==> flow/design.v <==
`timescale 1ns / 1ps
module ARM(
    input CLK,
    input RESET,
    input [31:0] InstrF,
    input [31:0] ReadData,
    output reg MemWriteM,
    output [31:0] PCF,
    output reg [31:0] ALUResultM,
    output [31:0] WriteData
    );
    reg [31:0] InstrD;
	reg[31:0] RD1E;
	wire [31:0] ResultW;
	wire [31:0] PC_Prev;
    wire WE3 ;
    wire [31:0] WD3 ;
    wire [31:0] R15 ;
    wire [31:0] RD1D ;
    wire [31:0] RD2D ;
    wire [1:0] ImmSrc ;
    wire [23:0] InstrImm ;
    wire [31:0] ExtImmD ;
    wire [3:0] Rd ;
    wire [1:0] Op ;
    wire [5:0] Funct ;
    wire MemtoRegD ;
    wire ALUSrcD ;
    wire [1:0] RegSrcD ;
    wire PCSD ;
    wire RegWD ;
    wire NoWriteD ;
    wire MemWD ;
    wire [1:0] FlagWD ;
    wire [3:0] CondD ;
    wire C_Flag ;
    wire [1:0] ShD ;
    reg [1:0] ShE;
    wire [4:0] Shamt5D ;
    wire [31:0] ShIn ;
    wire [31:0] ShOut ;
    wire [3:0] ALUControlD ;
    wire [3:0] ALUFlags ;
    wire WE_PC ;    
    wire [31:0] PC_IN ;
    reg PCSE;
    reg RegWE;
    reg MemWE;
    reg [1:0] FlagWE;
    reg NoWriteE;
    reg [3:0] ALUControlE;
    reg MemtoRegE;
    reg ALUSrcE;
    reg [3:0] CondE;
    reg [31:0] RD2E;
    reg [3:0] WA3E;
    reg [31:0] ExtImmE;
    reg [4:0] Shamt5E;
    wire RegWriteE;
    wire MemWriteE;
    wire FlushE;
    wire [31:0] SrcAE;
    wire [31:0] SrcBE;
    wire [1:0] ForwardAE;
    wire [1:0] ForwardBE;
    wire [31:0] WriteDataE;
    wire [31:0] ALUResultE;    
    wire PCSrcE;
    reg PCSrcM;
    reg RegWriteM;
    reg MemtoRegM;
    reg [3:0] WA3M;
    reg [31:0] WriteDataM;
    wire ForwardM;
    reg PCSrcW;
    reg RegWriteW;
    reg MemtoRegW;
    reg [31:0] ReadDataW;
    reg [31:0] ALUResultW;
    reg [3:0] WA3W;
    wire StallF;
    wire FlushD;
    wire StallD;
    reg [31:0] PCD;
    reg [31:0] PCE;
    wire [31:0] PCPlus4F;
    reg [31:0] PCPlus4D;
    reg [31:0] PCPlus4E;
    wire WE_PrALUResult;
    wire WE_PrPCSrc;
    wire BranchAcceptD = 1'b0;
    wire [3:0] RA1D;
    wire [3:0] RA2D;
    reg [3:0] RA1E;
    reg [3:0] RA2E;
    reg [3:0] RA2M;
    wire FlushD_H;
    wire FlushE_H;
    always @ (posedge CLK) begin
        if (RESET || FlushD) begin
            InstrD <= 1'b0;
            PCD <= 1'b0;
            PCPlus4D <= 1'b0;
        end
        else if (!StallD) begin
            InstrD <= InstrF;
            PCD <= PCF;
            PCPlus4D <= PCPlus4F;
        end
    end 
    always @ (posedge CLK) begin
        if (RESET || FlushE) begin
            PCSE <= 1'b0;
            RegWE <= 1'b0;
            MemWE <= 1'b0;
            FlagWE <= 1'b0;
            NoWriteE <= 1'b0;
            ALUControlE <= 1'b0;
            MemtoRegE <= 1'b0;
            ALUSrcE <= 1'b0;
            CondE <= 1'b0;
            ShE <= 1'b0;
            RD1E <= 1'b0;
            RD2E <= 1'b0;
            WA3E <= 1'b0;
            ExtImmE <= 1'b0;
            RA1E <= 1'b0;
            RA2E <= 1'b0;
            Shamt5E <= 1'b0;
            PCE <= 1'b0;
            PCPlus4E <= 1'b0;
        end
        else begin    
            ShE <= ShD;
            PCSE <= PCSD;
            RegWE <= RegWD;
            MemWE <= MemWD;
            FlagWE <= FlagWD;
            NoWriteE <= NoWriteD;
            ALUControlE <= ALUControlD;
            MemtoRegE <= MemtoRegD;
            ALUSrcE <= ALUSrcD;
            CondE <= CondD;
            RD1E <= RD1D;
            RD2E <= RD2D;
            WA3E <= InstrD[15:12];
            ExtImmE <= ExtImmD;
            RA1E <= RA1D;
            RA2E <= RA2D;
            Shamt5E <= Shamt5D;
            PCE <= PCD;
            PCPlus4E <= PCPlus4D;
        end
    end
    assign SrcAE = 
        ForwardAE == 2'b00 ? RD1E:
        ForwardAE == 2'b01 ? ResultW:
        ForwardAE == 2'b10 ? ALUResultM:
        1'b0;
    assign ShIn = 
        ForwardBE == 2'b00 ? RD2E:
        ForwardBE == 2'b01 ? ResultW:
        ForwardBE == 2'b10 ? ALUResultM:
        1'b0;
    assign WriteDataE = ShIn;    
    assign SrcBE = 
        ALUSrcE == 1'b0 ? ShOut: 
        ExtImmE;
    assign InstrImm = InstrD[23:0];
    assign Shamt5D = InstrD[11:7]; 
    assign ShD = InstrD[6:5];
    always @ (posedge CLK) begin
        if (RESET) begin
            RegWriteM <= 1'b0;
            MemWriteM <= 1'b0;
            MemtoRegM <= 1'b0;
        end
        else begin
            RegWriteM <= RegWriteE;
            MemWriteM <= MemWriteE;
            MemtoRegM <= MemtoRegE;
        end
        ALUResultM <= ALUResultE;
        WriteDataM <= WriteDataE;
        WA3M <= WA3E;
        RA2M <= RA2E;
    end
    always @ (posedge CLK) begin
        if (RESET) begin
            RegWriteW <= 1'b0;
            MemtoRegW <= 1'b0;
        end
        else begin
            RegWriteW <= RegWriteM;
            MemtoRegW <= MemtoRegM;
        end
        ReadDataW <= ReadData;
        ALUResultW <= ALUResultM;
        WA3W <= WA3M;
    end
    assign ResultW = (MemtoRegW == 1'b1) ? ReadDataW : ALUResultW;
    assign WE_PC = !StallF ;  
    RegFile RegFile1( 
                    CLK,
                    WE3,
                    RA1D,
                    RA2D,
                    WA3W,
                    WD3,
                    R15,
                    RD1D,
                    RD2D     
                );
    Extend Extend1(
                    ImmSrc,
                    InstrImm,
                    ExtImmD
                );
    Decoder Decoder1(
                    Rd,
                    Op,
                    Funct,
                    PCSD,
                    RegWD,
                    MemWD,
                    MemtoRegD,
                    ALUSrcD,
                    ImmSrc,
                    RegSrcD,
                    NoWriteD,
                    ALUControlD,
                    FlagWD
                );
    CondLogic CondLogic1(
                    CLK,
                    PCSE,
                    RegWE,
                    NoWriteE,
                    MemWE,
                    FlagWE,
                    CondE,
                    ALUFlags,
                    C_Flag,
                    PCSrcE,
                    RegWriteE,
                    MemWriteE,
                    RESET
                );
    Shifter Shifter1(
                    ShE,
                    Shamt5E,
                    ShIn,
                    ShOut
                );
    ALU ALU1(
                    SrcAE,
                    SrcBE,
                    ALUControlE,
                    C_Flag,
                    ALUResultE,
                    ALUFlags
                );           
    hazard_logic hazard_logic1(
                    RA1E,
                    RA2E,
                    RA1D,
                    RA2D,
                    WA3E,
                    MemtoRegE,
                    RegWriteE,
                    RegWriteM,
                    RegWriteW,
                    WA3M,
                    WA3W,
                    RA2M,
                    MemWriteM,
                    MemtoRegW,
                    PCSrcE,
                    MemtoRegD,
                    FlushD_H,
                    StallF,
                    StallD,
                    FlushE_H,
                    ForwardAE,
                    ForwardBE,
                    ForwardM
    );
    assign PCPlus4F = PCF + 3'b100;
    ProgramCounter ProgramCounter1(
                    CLK,
                    RESET,
                    WE_PC,    
                    PC_IN,
                    PCF  
                );                      
    assign CondD = InstrD[31:28];
    assign Op = InstrD[27:26];
    assign Funct = InstrD[25:20];
    assign Rd = InstrD[15:12];
    assign RA1D = RegSrcD[0] == 1'b0 ? InstrD[19:16] : 4'b1111;
    assign RA2D = RegSrcD[1] == 1'b0 ? InstrD[3:0] : InstrD[15:12];
    assign WD3 = ResultW;
    assign WE3 = RegWriteW;
    assign R15 = (BranchAcceptD) ? PCPlus4D + 3'b100 : PCPlus4F;
    assign WriteData = 
        ForwardM == 1'b0 ? WriteDataM :
        ResultW;   
    assign FlushD = FlushD_H;
    assign FlushE = FlushE_H;
    assign PC_IN = (!PCSrcE == 1'b0) ? ALUResultE : PCPlus4F ;
    assign PC_Prev = PC_IN;
endmodule
`timescale 1ns / 1ps
module RegFile(
    input         CLK,
    input         WE3,
    input  [3:0]  A1,
    input  [3:0]  A2,
    input  [3:0]  A3,
    input  [31:0] WD3,
    input  [31:0] R15,
    output [31:0] RD1,
    output [31:0] RD2
    );
    reg [31:0] RegBank [0:14];
    always @(posedge CLK) begin
        if (WE3 && A3 != 4'b1111)
            RegBank[A3] <= WD3;
    end
    assign RD1 = (A1 == 4'b1111) ? R15 :
                 (WE3 && A1 == A3) ? WD3 : RegBank[A1];
    assign RD2 = (A2 == 4'b1111) ? R15 :
                 (WE3 && A2 == A3) ? WD3 : RegBank[A2];
endmodule
`timescale 1ns / 1ps
module Extend(
    input      [1:0]  ImmSrc,
    input      [23:0] InstrImm,
    output reg [31:0] ExtImm
    );
    always @(*) begin
        case (ImmSrc)
            2'b00:   ExtImm = {24'b0, InstrImm[7:0]};                        
            2'b01:   ExtImm = {20'b0, InstrImm[11:0]};                       
            2'b10:   ExtImm = {{6{InstrImm[23]}}, InstrImm[23:0], 2'b00};    
            default: ExtImm = 32'h00000000;
        endcase
    end
endmodule
`timescale 1ns / 1ps
module Decoder(
    input  [3:0] Rd,
    input  [1:0] Op,
    input  [5:0] Funct,
    output PCS,
    output RegW,
    output MemW,
    output MemtoReg,
    output ALUSrc,
    output [1:0] ImmSrc,
    output [1:0] RegSrc,
    output reg NoWrite,
    output reg [3:0] ALUControl,
    output reg [1:0] FlagW
    );
    wire [1:0] ALUOp;
    wire Branch;
    wire RegW_internal;
    assign Branch = (Op == 2'b10);
    assign MemtoReg = (Op == 2'b01);
    assign MemW = (Op == 2'b01 && Funct[0] == 1'b0);
    assign ALUSrc = (Op == 2'b00 && Funct[5] == 1'b0) ? 1'b0 : 1'b1;
    assign ImmSrc = (Op == 2'b00) ? 2'b00 :
                    (Op == 2'b01) ? 2'b01 : 2'b10;
    assign RegW_internal = ((Op == 2'b01 && Funct[0] == 1'b0) || (Op == 2'b10)) ? 1'b0 : 1'b1;
    assign RegW = RegW_internal;
    assign RegSrc[0] = (Op == 2'b10);
    assign RegSrc[1] = (Op == 2'b01 && Funct[0] == 1'b0);
    assign ALUOp = (Op == 2'b00) ? 2'b01 :
                   (Op == 2'b01 && Funct[3] == 1'b1) ? 2'b10 :
                   (Op == 2'b01 && Funct[3] == 1'b0) ? 2'b11 :
                   2'b00;
    assign PCS = ((Rd == 4'b1111 && RegW_internal) || Branch) ? 1'b1 : 1'b0;
    always @(*) begin
        NoWrite = 1'b0;
        ALUControl = 4'b0100;
        FlagW = 2'b00;
        if (ALUOp[1]) begin
            if (ALUOp[0]) ALUControl = 4'b0010;    
            else          ALUControl = 4'b0100;    
        end
        else if (ALUOp[0]) begin
            case (Funct[4:1])
                4'b0000: begin ALUControl = 4'b0000; FlagW = Funct[0] ? 2'b10 : 2'b00; end  
                4'b0001: begin ALUControl = 4'b0001; FlagW = Funct[0] ? 2'b10 : 2'b00; end  
                4'b0010: begin ALUControl = 4'b0010; FlagW = Funct[0] ? 2'b11 : 2'b00; end  
                4'b0011: begin ALUControl = 4'b0011; FlagW = Funct[0] ? 2'b11 : 2'b00; end  
                4'b0100: begin ALUControl = 4'b0100; FlagW = Funct[0] ? 2'b11 : 2'b00; end  
                4'b0101: begin ALUControl = 4'b0101; FlagW = Funct[0] ? 2'b11 : 2'b00; end  
                4'b0110: begin ALUControl = 4'b0110; FlagW = Funct[0] ? 2'b11 : 2'b00; end  
                4'b0111: begin ALUControl = 4'b0111; FlagW = Funct[0] ? 2'b11 : 2'b00; end  
                4'b1000: begin ALUControl = 4'b0000; FlagW = 2'b10; NoWrite = 1'b1; end     
                4'b1001: begin ALUControl = 4'b0001; FlagW = 2'b10; NoWrite = 1'b1; end     
                4'b1010: begin ALUControl = 4'b0010; FlagW = 2'b11; NoWrite = 1'b1; end     
                4'b1011: begin ALUControl = 4'b0100; FlagW = 2'b11; NoWrite = 1'b1; end     
                4'b1100: begin ALUControl = 4'b1100; FlagW = Funct[0] ? 2'b10 : 2'b00; end  
                4'b1101: begin ALUControl = 4'b1101; FlagW = 2'b10; end                     
                4'b1110: begin ALUControl = 4'b1110; FlagW = Funct[0] ? 2'b10 : 2'b00; end  
                default: begin ALUControl = 4'b1111; FlagW = Funct[0] ? 2'b10 : 2'b00; end  
            endcase
        end
    end
endmodule
`timescale 1ns / 1ps
module CondLogic(
    input        CLK,
    input        PCS,
    input        RegW,
    input        NoWrite,
    input        MemW,
    input  [1:0] FlagW,
    input  [3:0] Cond,
    input  [3:0] ALUFlags,
    output       C_Flag,
    output       PCSrc,
    output       RegWrite,
    output       MemWrite,
    input        RESET
    );
    reg CondEx;
    reg N, Z, C, V;
    wire [1:0] FlagWrite;
    always @(*) begin
        case (Cond)
            4'b0000: CondEx = Z;
            4'b0001: CondEx = ~Z;
            4'b0010: CondEx = C;
            4'b0011: CondEx = ~C;
            4'b0100: CondEx = N;
            4'b0101: CondEx = ~N;
            4'b0110: CondEx = V;
            4'b0111: CondEx = ~V;
            4'b1000: CondEx = ~Z & C;
            4'b1001: CondEx = Z | ~C;
            4'b1010: CondEx = ~(N ^ V);
            4'b1011: CondEx = N ^ V;
            4'b1100: CondEx = ~Z & ~(N ^ V);
            4'b1101: CondEx = Z | (N ^ V);
            4'b1110: CondEx = 1'b1;
            default: CondEx = 1'b0;    
        endcase
    end
    assign FlagWrite = FlagW & {2{CondEx}};
    assign PCSrc = PCS & CondEx;
    assign RegWrite = RegW & CondEx & ~NoWrite;
    assign MemWrite = MemW & CondEx;
    assign C_Flag = C;
    always @(posedge CLK) begin
        if (RESET) begin
            N <= 1'b0;
            Z <= 1'b0;
            C <= 1'b0;
            V <= 1'b0;
        end
        else begin
            if (FlagWrite[1]) begin
                N <= ALUFlags[3];
                Z <= ALUFlags[2];
            end
            if (FlagWrite[0]) begin
                C <= ALUFlags[1];
                V <= ALUFlags[0];
            end
        end
    end
endmodule
`timescale 1ns / 1ps
module Shifter(
    input      [1:0]  Sh,
    input      [4:0]  Shamt5,
    input      [31:0] ShIn,
    output reg [31:0] ShOut
    );
    always @(*) begin
        case (Sh)
            2'b00:   ShOut = ShIn << Shamt5;
            2'b01:   ShOut = ShIn >> Shamt5;
            2'b10:   ShOut = $signed(ShIn) >>> Shamt5;
            default: ShOut = (ShIn >> Shamt5) | (ShIn << (6'd32 - {1'b0, Shamt5}));
        endcase
    end
endmodule
`timescale 1ns / 1ps
module ALU(
    input  [31:0] Src_A,
    input  [31:0] Src_B,
    input  [3:0]  ALUControl,
    input         C_Flag,
    output [31:0] ALUResult,
    output [3:0]  ALUFlags
    );
    reg  [32:0] Src_A_comp;
    reg  [32:0] Src_B_comp;
    reg  [32:0] C_0;
    reg  [31:0] ALUResult_i;
    reg         V;
    wire [32:0] S_wider;
    wire N, Z, C;
    assign S_wider = Src_A_comp + Src_B_comp + C_0;
    always @(*) begin
        C_0 = 33'd0;
        Src_A_comp = {1'b0, Src_A};
        Src_B_comp = {1'b0, Src_B};
        ALUResult_i = Src_B;
        V = 1'b0;
        case (ALUControl)
            4'b0000: ALUResult_i = Src_A & Src_B;
            4'b0001: ALUResult_i = Src_A ^ Src_B;
            4'b0010: begin
                C_0[0] = 1'b1;
                Src_B_comp = {1'b0, ~Src_B};
                ALUResult_i = S_wider[31:0];
                V = (Src_A[31] ^ Src_B[31]) & ~(Src_B[31] ^ S_wider[31]);
            end
            4'b0011: begin
                C_0[0] = 1'b1;
                Src_A_comp = {1'b0, ~Src_A};
                ALUResult_i = S_wider[31:0];
            end
            4'b0100: begin
                ALUResult_i = S_wider[31:0];
                V = ~(Src_A[31] ^ Src_B[31]) & (Src_B[31] ^ S_wider[31]);
            end
            4'b0101: begin
                C_0[0] = 1'b1;
                ALUResult_i = S_wider[31:0];
                V = ~(Src_A[31] ^ Src_B[31]) & (Src_B[31] ^ S_wider[31]);
            end
            4'b0110: begin
                C_0 = C_Flag ? {33{1'b1}} : 33'd0;
                Src_B_comp = {1'b0, ~Src_B};
                ALUResult_i = S_wider[31:0];
                V = ~(Src_A[31] ^ Src_B[31]) & (Src_B[31] ^ S_wider[31]);
            end
            4'b0111: begin
                C_0 = C_Flag ? {33{1'b1}} : 33'd0;
                Src_A_comp = {1'b0, ~Src_A};
                ALUResult_i = S_wider[31:0];
                V = ~(Src_A[31] ^ Src_B[31]) & (Src_B[31] ^ S_wider[31]);
            end
            4'b1100: ALUResult_i = Src_A | Src_B;
            4'b1101: ALUResult_i = Src_B;
            4'b1110: ALUResult_i = Src_A & ~Src_B;
            4'b1111: ALUResult_i = ~Src_B;
            default: ALUResult_i = Src_B;    
        endcase
    end
    assign N = ALUResult_i[31];
    assign Z = (ALUResult_i == 32'h00000000);
    assign C = S_wider[32];
    assign ALUResult = ALUResult_i;
    assign ALUFlags = {N, Z, C, V};
endmodule
`timescale 1ns / 1ps
module hazard_logic(
    input  [3:0] RA1E,
    input  [3:0] RA2E,
    input  [3:0] RA1D,
    input  [3:0] RA2D,
    input  [3:0] WA3E,
    input        MemtoRegE,
    input        RegWriteE,
    input        RegWriteM,
    input        RegWriteW,
    input  [3:0] WA3M,
    input  [3:0] WA3W,
    input  [3:0] RA2M,
    input        MemWriteM,
    input        MemtoRegW,
    input        PCSrcE,
    input        MemtoRegD,
    output       FlushD,
    output       StallF,
    output       StallD,
    output       FlushE,
    output [1:0] ForwardAE,
    output [1:0] ForwardBE,
    output       ForwardM
    );
    wire Match_1E_M = (RA1E == WA3M);
    wire Match_2E_M = (RA2E == WA3M);
    wire Match_1E_W = (RA1E == WA3W);
    wire Match_2E_W = (RA2E == WA3W);
    wire Match_12_D_E;
    wire ldrstall;
    assign ForwardAE = (Match_1E_M && RegWriteM) ? 2'b10 :
                       (Match_1E_W && RegWriteW) ? 2'b01 : 2'b00;
    assign ForwardBE = (Match_2E_M && RegWriteM) ? 2'b10 :
                       (Match_2E_W && RegWriteW) ? 2'b01 : 2'b00;
    assign ForwardM = (RA2M == WA3W) && MemWriteM && MemtoRegW && RegWriteW;
    assign Match_12_D_E = (RA1D == WA3E) || ((RA2D == WA3E) && !MemtoRegD);
    assign ldrstall = Match_12_D_E && MemtoRegE && RegWriteE;
    assign StallF = ldrstall;
    assign StallD = ldrstall;
    assign FlushE = ldrstall || PCSrcE;
    assign FlushD = PCSrcE;
endmodule
`timescale 1ns / 1ps
module ProgramCounter(
    input             CLK,
    input             RESET,
    input             WE_PC,
    input      [31:0] PC_IN,
    output reg [31:0] PC
    );
    always @(posedge CLK) begin
        if (RESET)
            PC <= 32'h00000000;
        else if (WE_PC)
            PC <= PC_IN;
    end
endmodule
== From RTL to reports: ARM ==
Module ARM before and after one edit of its RTL, step after step.
Lines under "before" count in the file above, lines under "after" in the edited file.
"change": "after" minus "before" as printed here.
Operators carry their Yosys type and port widths (W data, S select, Z words).
Cell names lack the library's common part.
The mark -- stands for no value.
Set-up
  top module: ARM
  clock input: CLK
  cell library: sky130hd
  library corner: tt_025C_1v80

== Diff ==
Unified diff, file above to edited file.
A script made this edit. It changes what the design does and was not meant as an optimisation.
begin of diff
@@ -182,8 +182,8 @@
         end
         ALUResultM <= ALUResultE;
-        WriteDataM <= WriteDataE;
         WA3M <= WA3E;
         RA2M <= RA2E;
     end
+    always @(*) WriteDataM = WriteDataE;
     always @ (posedge CLK) begin
         if (RESET) begin
end of diff

== Word level ==
Yosys after proc, flatten, opt, wreduce and memory -nomap, before mapping. Enables and synchronous resets that opt folds into registers are not counted as muxes. Memory bits, and registers merged into a memory's read port (data or address), are not among the register bits. Print and check cells are not counted. Equal cells are merged and count once.
Yosys's memory passes give these memory sizes; they may raise the number of words (mostly to a power of two), join words into wider ones and drop unused or constant bits.
Word-level totals
  bits in registers: before 344, after 312, change -32
  memory bits (writable): before 480, after 480, change 0
  memories: before 1, after 1, change 0
  bits of input ports: before 66, after 66, change 0
  elaborated cells: before 236, after 235, change -1
Cells by class
  add/sub/neg operators: before 4, after 4, change 0
  equality and inequality tests: before 61, after 61, change 0
  shifts and indexed selects: before 4, after 4, change 0
  muxes and demuxes: before 49, after 49, change 0
  bitwise logic cells: before 33, after 33, change 0
  reduce/logical cells: before 49, after 49, change 0
Memories
  shape (words x width / read and write ports): before RegFile1.RegBank 15x32 r2 w1, after RegFile1.RegBank 15x32 r2 w1
Operator list
  $eq A4 B4 Y1 const B: before 20, after 20, change 0
  $logic_and A1 B1 Y1: before 18, after 18, change 0
  $mux W32: before 18, after 18, change 0
  $eq A4 B3 Y1 const B: before 12, after 12, change 0
  $not A1 Y1: before 12, after 12, change 0
  $eq A4 B4 Y1: before 9, after 9, change 0
  $mux W2: before 9, after 9, change 0
  $and A1 B1 Y1: before 8, after 8, change 0
  $reduce_or A2 Y1: before 8, after 8, change 0
  $mux W1: before 7, after 7, change 0
  $eq A4 B2 Y1 const B: before 6, after 6, change 0
  $logic_or A1 B1 Y1: before 6, after 6, change 0
  $eq A2 B1 Y1 const B: before 5, after 5, change 0
  $eq A2 B2 Y1 const B: before 5, after 5, change 0
  $logic_not A2 Y1: before 5, after 5, change 0
  $mux W4: before 5, after 5, change 0
  $eq A4 B1 Y1 const B: before 3, after 3, change 0
  $logic_not A4 Y1: before 3, after 3, change 0
  $reduce_or A3 Y1: before 3, after 3, change 0
  $xor A1 B1 Y1: before 3, after 3, change 0
  $and A32 B32 Y32: before 2, after 2, change 0
  $not A32 Y32: before 2, after 2, change 0
  $or A1 B1 Y1: before 2, after 2, change 0
  $or A32 B32 Y32: before 2, after 2, change 0
  $pmux W1 S2: before 2, after 2, change 0
  $pmux W32 S3: before 2, after 2, change 0
  $reduce_or A4 Y1: before 2, after 2, change 0
  $reduce_or A6 Y1: before 2, after 2, change 0
The list need not be complete.

== Longest topological paths ==
Depth = most cells in a row (Yosys ltp): at word level without a register or memory, in the mapped netlist without a sequential cell, where the memories' decode and read muxes count.
Depth
  depth in word-level cells: before 20, after 20, change 0
  ABC_AREA: before 0, after 0
  mapped depth: before 35, after 37, change +2
  depth with buffers taken out: before 29, after 28, change -1

== Netlist ==
Yosys stat after the flow's synthesis: flattened, memories mapped to cells. It holds for the ABC_AREA given above (unset counts as 0); a run with the other value may have another netlist.
Cell types
  nand2_1: before 860, after 557, change -303
  mux2i_1: before 122, after 245, change +123
  nor3_1: before 125, after 58, change -67
  nand3_1: before 165, after 117, change -48
  o22ai_1: before 107, after 152, change +45
  mux4_2: before 58, after 92, change +34
  dfxtp_1: before 345, after 313, change -32
  a21oi_1: before 325, after 357, change +32
  clkbuf_1: before 311, after 283, change -28
  a311oi_1: before 70, after 44, change -26
  inv_1: before 118, after 95, change -23
  and3_1: before 65, after 44, change -21
  nor2_1: before 353, after 373, change +20
  a31oi_1: before 119, after 100, change -19
  a211oi_1: before 82, after 101, change +19
  buf_6: before 12, after 26, change +14
  nor2b_1: before 14, after 26, change +12
  o21a_1: before 10, after 20, change +10
The list need not be complete.
Mapped netlist
  standard cells after synthesis: before 5020, after 4789, change -231
  mapped area (um2): before 46671.0, after 46937.5, change +266.5
  area of sequential cells (um2): before 21320.4, after 20679.8, change -640.6
  flip-flop cells: before 825, after 793, change -32
  buffer cells: before 399, after 388, change -11
The figures by module come from a second, unflattened synthesis with its own total; it is not the netlist above.
Unflattened totals
  cell total of the unflattened synthesis: before 4431, after 4333, change -98
  area (unflattened synthesis) (um2): before 48116.1, after 47588.1, change -528.0
Rows give one instance, submodules left out.
Modules, before
  RegFile: times used 1, cells 1502, area 23567.6 um2, seq. area 14413.8 um2
  ARM: times used 1, cells 1183, area 11173.2 um2, seq. area 6165.9 um2
  ALU: times used 1, cells 854, area 5834.3 um2, seq. area 0.0 um2
  Shifter: times used 1, cells 618, area 5031.1 um2, seq. area 0.0 um2
  ProgramCounter: times used 1, cells 103, area 1163.6 um2, seq. area 640.6 um2
  CondLogic: times used 1, cells 54, area 494.2 um2, seq. area 80.1 um2
  hazard_logic: times used 1, cells 51, area 375.4 um2, seq. area 0.0 um2
  Extend: times used 1, cells 37, area 271.5 um2, seq. area 0.0 um2
  Decoder: times used 1, cells 29, area 205.2 um2, seq. area 0.0 um2
Modules, after
  RegFile: times used 1, cells 1502, area 23567.6 um2, seq. area 14413.8 um2
  ARM: times used 1, cells 1085, area 10645.2 um2, seq. area 5525.3 um2
  ALU: times used 1, cells 854, area 5834.3 um2, seq. area 0.0 um2
  Shifter: times used 1, cells 618, area 5031.1 um2, seq. area 0.0 um2
  ProgramCounter: times used 1, cells 103, area 1163.6 um2, seq. area 640.6 um2
  CondLogic: times used 1, cells 54, area 494.2 um2, seq. area 80.1 um2
  hazard_logic: times used 1, cells 51, area 375.4 um2, seq. area 0.0 um2
  Extend: times used 1, cells 37, area 271.5 um2, seq. area 0.0 um2
  Decoder: times used 1, cells 29, area 205.2 um2, seq. area 0.0 um2

== Path before layout ==
Source: OpenSTA report_checks on the synthesized netlist (no wires, ideal clock, input and output delay 20% of the period each), path of least setup slack; recovery checks are left aside. Register names are those of the netlist, which keeps one name where synthesis merged equal registers.
Timing after synthesis
  path type: before register -> register, after register -> register
  start point: before register Shamt5E[0], after register Shamt5E[0]
  end point: before register CondLogic1.Z, after register CondLogic1.Z
  period (ns): before 9.0, after 9.0, change 0.0
  setup time (ns): before 0.059, after 0.059, change 0.000
  launch time at the first pin (ns): before 0.000, after 0.000, change 0.000
  arrival time (ns): before 7.698, after 8.170, change +0.472
  required time (ns): before 8.941, after 8.941, change 0.000
  path slack (ns): before 1.243, after 0.771, change -0.472
  delay of the path (ns): before 7.757, after 8.229, change +0.472
  driving pins on the path: before 34, after 37, change +3
  synthesis period reached (ns): before 7.757, after 8.229, change +0.472
"delay of the path" is the arrival time less input delay plus setup time.
"driving pins on the path": output pins that drive a net of the path, with the launching flip-flop's if there is one; two outputs of one cell count as two.
"synthesis period reached" = period - worst setup slack (recovery checks aside). The figure is calculated, with input and output delays left at 20% of the set period.
The rows between start and end are the longest chain of elaborated cells between them; the timing report does not say that the signal goes this way. Where chains are equally long, one stands for them.
A line is the first line of the expression or statement that the cell stems from. Yosys adds cells for indexed reads and writes and turns some case tables into memories.
Between the ends, after synthesis, before
  path through: dfxtp_1 > buf_2 > inv_2 > buf_1 > clkbuf_1 > buf_1 > ha_1 > o21ai_0 > nand2_1 > buf_2 > buf_4 > o32ai_1 > o211ai_1 > a32oi_1 > a221oi_1 > or2_2 > a31oi_1 > xnor2_1 > fa_1 > ha_1 > a21o_1 > a21o_1 > a221oi_1 > o221ai_1 > a221o_1 > nand3_1 > a41oi_1 > a21o_1 > a21oi_1 > xnor2_1 > a221o_1 > nor4bb_1 > nand4_1 > nand2_1
  cells in the longest elaborated chain: 11
  elaborated cells on any way between the ends: 18
  classes of those cells: add/sub (3); shift (4); mux (4); logic (6); reduce/logical (1)
RTL lines, path after synthesis, before
  start, declared: RTL line 58  | reg [4:0] Shamt5E;
  start, assigned: RTL line 129  | Shamt5E <= 1'b0;
  start, assigned: RTL line 150  | Shamt5E <= Shamt5D;
  $sub A6 B5 Y6: RTL line 489  | default: ShOut = (ShIn >> Shamt5) | (ShIn << (6'd32 - {1'b0, Shamt5}));
  $shl A32 B6 Y32: RTL line 489
  $or A32 B32 Y32: RTL line 489
  $pmux W32 S3: RTL line 485  | case (Sh)
  $mux W32: RTL line 167  | ALUSrcE == 1'b0 ? ShOut:
  $not A32 Y32: RTL line 521  | Src_B_comp = {1'b0, ~Src_B};
  $mux W32: RTL line 516  | case (ALUControl)
  $add A32 B32 Y33: RTL line 509  | assign S_wider = Src_A_comp + Src_B_comp + C_0;
  $add A33 B33 Y33: RTL line 509
  $pmux W32 S6: RTL line 516
  $logic_not A32 Y1: RTL line 559  | assign Z = (ALUResult_i == 32'h00000000);
  end, assigned: RTL line 461  | Z <= 1'b0;
  end, assigned: RTL line 468  | Z <= ALUFlags[2];
  end, declared: RTL line 431  | reg N, Z, C, V;
Some nets on the timed path still bear RTL names; the line given drives or declares the net.
Nets with RTL names, path after synthesis, before (RTL line)
  ALU1.ALUResult[30]: 516
Between the ends, after synthesis, after
  path through: dfxtp_1 > buf_2 > inv_1 > buf_2 > buf_2 > buf_2 > buf_1 > clkbuf_1 > ha_1 > o21a_1 > nor2_1 > buf_2 > clkbuf_1 > and2_1 > nand3_1 > a21oi_1 > a21oi_1 > a31oi_1 > xor2_1 > fa_1 > inv_1 > ha_1 > fa_1 > a211oi_1 > o21ai_0 > a41oi_1 > o211ai_1 > a2111oi_0 > a21oi_1 > o31ai_1 > a21oi_1 > o21ai_0 > nand2b_1 > xnor2_1 > o221ai_1 > or4_1 > nand2_1
  cells in the longest elaborated chain: 11
  elaborated cells on any way between the ends: 18
  classes of those cells: add/sub (3); shift (4); mux (4); logic (6); reduce/logical (1)
RTL lines, path after synthesis, after
  start, declared: RTL line 58  | reg [4:0] Shamt5E;
  start, assigned: RTL line 129  | Shamt5E <= 1'b0;
  start, assigned: RTL line 150  | Shamt5E <= Shamt5D;
  $sub A6 B5 Y6: RTL line 489  | default: ShOut = (ShIn >> Shamt5) | (ShIn << (6'd32 - {1'b0, Shamt5}));
  $shl A32 B6 Y32: RTL line 489
  $or A32 B32 Y32: RTL line 489
  $pmux W32 S3: RTL line 485  | case (Sh)
  $mux W32: RTL line 167  | ALUSrcE == 1'b0 ? ShOut:
  $not A32 Y32: RTL line 521  | Src_B_comp = {1'b0, ~Src_B};
  $mux W32: RTL line 516  | case (ALUControl)
  $add A32 B32 Y33: RTL line 509  | assign S_wider = Src_A_comp + Src_B_comp + C_0;
  $add A33 B33 Y33: RTL line 509
  $pmux W32 S6: RTL line 516
  $logic_not A32 Y1: RTL line 559  | assign Z = (ALUResult_i == 32'h00000000);
  end, assigned: RTL line 461  | Z <= 1'b0;
  end, assigned: RTL line 468  | Z <= ALUFlags[2];
  end, declared: RTL line 431  | reg N, Z, C, V;
Nets with RTL names, path after synthesis, after (RTL line)
  ALU1.ALUResult[31]: 516

== Worst path after layout ==
From the final timing report of the runs of pair 1: the path of least setup slack in the routed layout; clock arrival at registers is part of the times.
Timing after layout
  path type: before register -> register, after register -> register
  start point: before register RA2E[0], after register RA2E[0]
  end point: before register CondLogic1.Z, after register CondLogic1.Z
  period (ns): before 9.0, after 9.0, change 0.0
  setup time (ns): before 0.05, after 0.05, change 0.00
  launch time at the first pin (ns): before 0.70, after 0.69, change -0.01
  arrival time (ns): before 9.26, after 9.21, change -0.05
  required time (ns): before 9.64, after 9.63, change -0.01
  path slack (ns): before 0.38, after 0.42, change +0.04
  driving pins on the path: before 30, after 32, change +2
The rows between start and end are the longest chain of elaborated cells between them; the timing report does not say that the signal goes this way. Where chains are equally long, one stands for them.
Between the ends, after layout, before
  path through: dfxtp_1 > xnor2_2 > and2_1 > a21oi_1 > o31a_1 > mux4_2 > a211oi_2 > a2bb2oi_1 > o221ai_1 > a21oi_1 > buf_4 > xnor2_1 > fa_1 > inv_1 > ha_1 > fa_1 > a21oi_1 > o211ai_1 > o2111ai_1 > nand3b_1 > a21o_1 > a21oi_1 > xnor2_1 > a21oi_1 > o211ai_1 > mux2_2 > or4_1 > nor4_2 > nand4_1 > nand2_1
  cells in the longest elaborated chain: 18
  elaborated cells on any way between the ends: 29
  classes of those cells: add/sub (2); eq/ne (4); shift (4); mux (9); logic (6); reduce/logical (4)
RTL lines, path after layout, before
  start, declared: RTL line 95  | reg [3:0] RA2E;
  start, assigned: RTL line 128  | RA2E <= 1'b0;
  start, assigned: RTL line 149  | RA2E <= RA2D;
  $eq A4 B4 Y1: RTL line 593  | wire Match_2E_W = (RA2E == WA3W);
  $logic_and A1 B1 Y1: RTL line 599  | (Match_2E_W && RegWriteW) ? 2'b01 : 2'b00;
  $mux W1: RTL line 599
  $mux W2: RTL line 598  | assign ForwardBE = (Match_2E_M && RegWriteM) ? 2'b10 :
  $eq A2 B2 Y1: RTL line 163  | ForwardBE == 2'b10 ? ALUResultM:
  $mux W32: RTL line 163
  $mux W32: RTL line 162  | ForwardBE == 2'b01 ? ResultW:
  (+4 left out)
  $mux W32: RTL line 167  | ALUSrcE == 1'b0 ? ShOut:
  $not A32 Y32: RTL line 521  | Src_B_comp = {1'b0, ~Src_B};
  $mux W32: RTL line 516  | case (ALUControl)
  $add A32 B32 Y33: RTL line 509  | assign S_wider = Src_A_comp + Src_B_comp + C_0;
  $add A33 B33 Y33: RTL line 509
  $pmux W32 S6: RTL line 516
  $logic_not A32 Y1: RTL line 559  | assign Z = (ALUResult_i == 32'h00000000);
  end, assigned: RTL line 461  | Z <= 1'b0;
  end, assigned: RTL line 468  | Z <= ALUFlags[2];
  end, declared: RTL line 431  | reg N, Z, C, V;
Some nets on the timed path still bear RTL names; the line given drives or declares the net.
Nets with RTL names, path after layout, before (RTL line)
  ALU1.ALUResult[17]: 516
Between the ends, after layout, after
  path through: dfxtp_1 > xnor2_1 > and3_4 > buf_4 > a21oi_1 > o21ai_1 > buf_4 > o22ai_1 > a2111oi_0 > buf_4 > o21ai_0 > a32oi_1 > buf_4 > xnor2_1 > fa_1 > ha_1 > nor4_1 > o21ai_0 > a41oi_1 > o211ai_1 > a2111oi_1 > buf_4 > a21oi_1 > o31ai_1 > buf_4 > a21o_1 > o31a_1 > o21ai_1 > nor4b_1 > nand4_1 > or4_1 > nand2_1
  cells in the longest elaborated chain: 18
  elaborated cells on any way between the ends: 29
  classes of those cells: add/sub (2); eq/ne (4); shift (4); mux (9); logic (6); reduce/logical (4)
RTL lines, path after layout, after
  start, declared: RTL line 95  | reg [3:0] RA2E;
  start, assigned: RTL line 128  | RA2E <= 1'b0;
  start, assigned: RTL line 149  | RA2E <= RA2D;
  $eq A4 B4 Y1: RTL line 593  | wire Match_2E_W = (RA2E == WA3W);
  $logic_and A1 B1 Y1: RTL line 599  | (Match_2E_W && RegWriteW) ? 2'b01 : 2'b00;
  $mux W1: RTL line 599
  $mux W2: RTL line 598  | assign ForwardBE = (Match_2E_M && RegWriteM) ? 2'b10 :
  $eq A2 B2 Y1: RTL line 163  | ForwardBE == 2'b10 ? ALUResultM:
  $mux W32: RTL line 163
  $mux W32: RTL line 162  | ForwardBE == 2'b01 ? ResultW:
  (+4 left out)
  $mux W32: RTL line 167  | ALUSrcE == 1'b0 ? ShOut:
  $not A32 Y32: RTL line 521  | Src_B_comp = {1'b0, ~Src_B};
  $mux W32: RTL line 516  | case (ALUControl)
  $add A32 B32 Y33: RTL line 509  | assign S_wider = Src_A_comp + Src_B_comp + C_0;
  $add A33 B33 Y33: RTL line 509
  $pmux W32 S6: RTL line 516
  $logic_not A32 Y1: RTL line 559  | assign Z = (ALUResult_i == 32'h00000000);
  end, assigned: RTL line 461  | Z <= 1'b0;
  end, assigned: RTL line 468  | Z <= ALUFlags[2];
  end, declared: RTL line 431  | reg N, Z, C, V;
Nets with RTL names, path after layout, after (RTL line)
  ALU1.ALUResult[29]: 516

== Flow runs ==
Runs of the flow (Yosys, OpenROAD) on both versions; the two runs of a pair have the same settings. The constraints put input and output delay at 20% of the set period each and load the outputs with 0.01 pF.
Settings, pair 1
  period_ns: 9.0
  CAP_MARGIN: 20
  CORE_MARGIN: 2
  CORE_UTILIZATION: 40
  SLEW_MARGIN: 20
Results, pair 1
  synthesis area (um2): before 46671.0, after 46937.5, change +266.5
  area inside the die boundary (um2): before 119426.0, after 120100.0, change +674.0
  final utilization (%): before 46.6, after 47.2, change +0.6
  setup slack of the worst path (ns): before 0.383, after 0.424, change +0.041
  total negative setup slack (ns): before 0.000, after 0.000, change 0.000
  period reached (ns): before 8.617, after 8.576, change -0.041
"period reached" means the clock period less the worst setup slack. The figure is calculated, with input and output delays left at 20% of the set period.
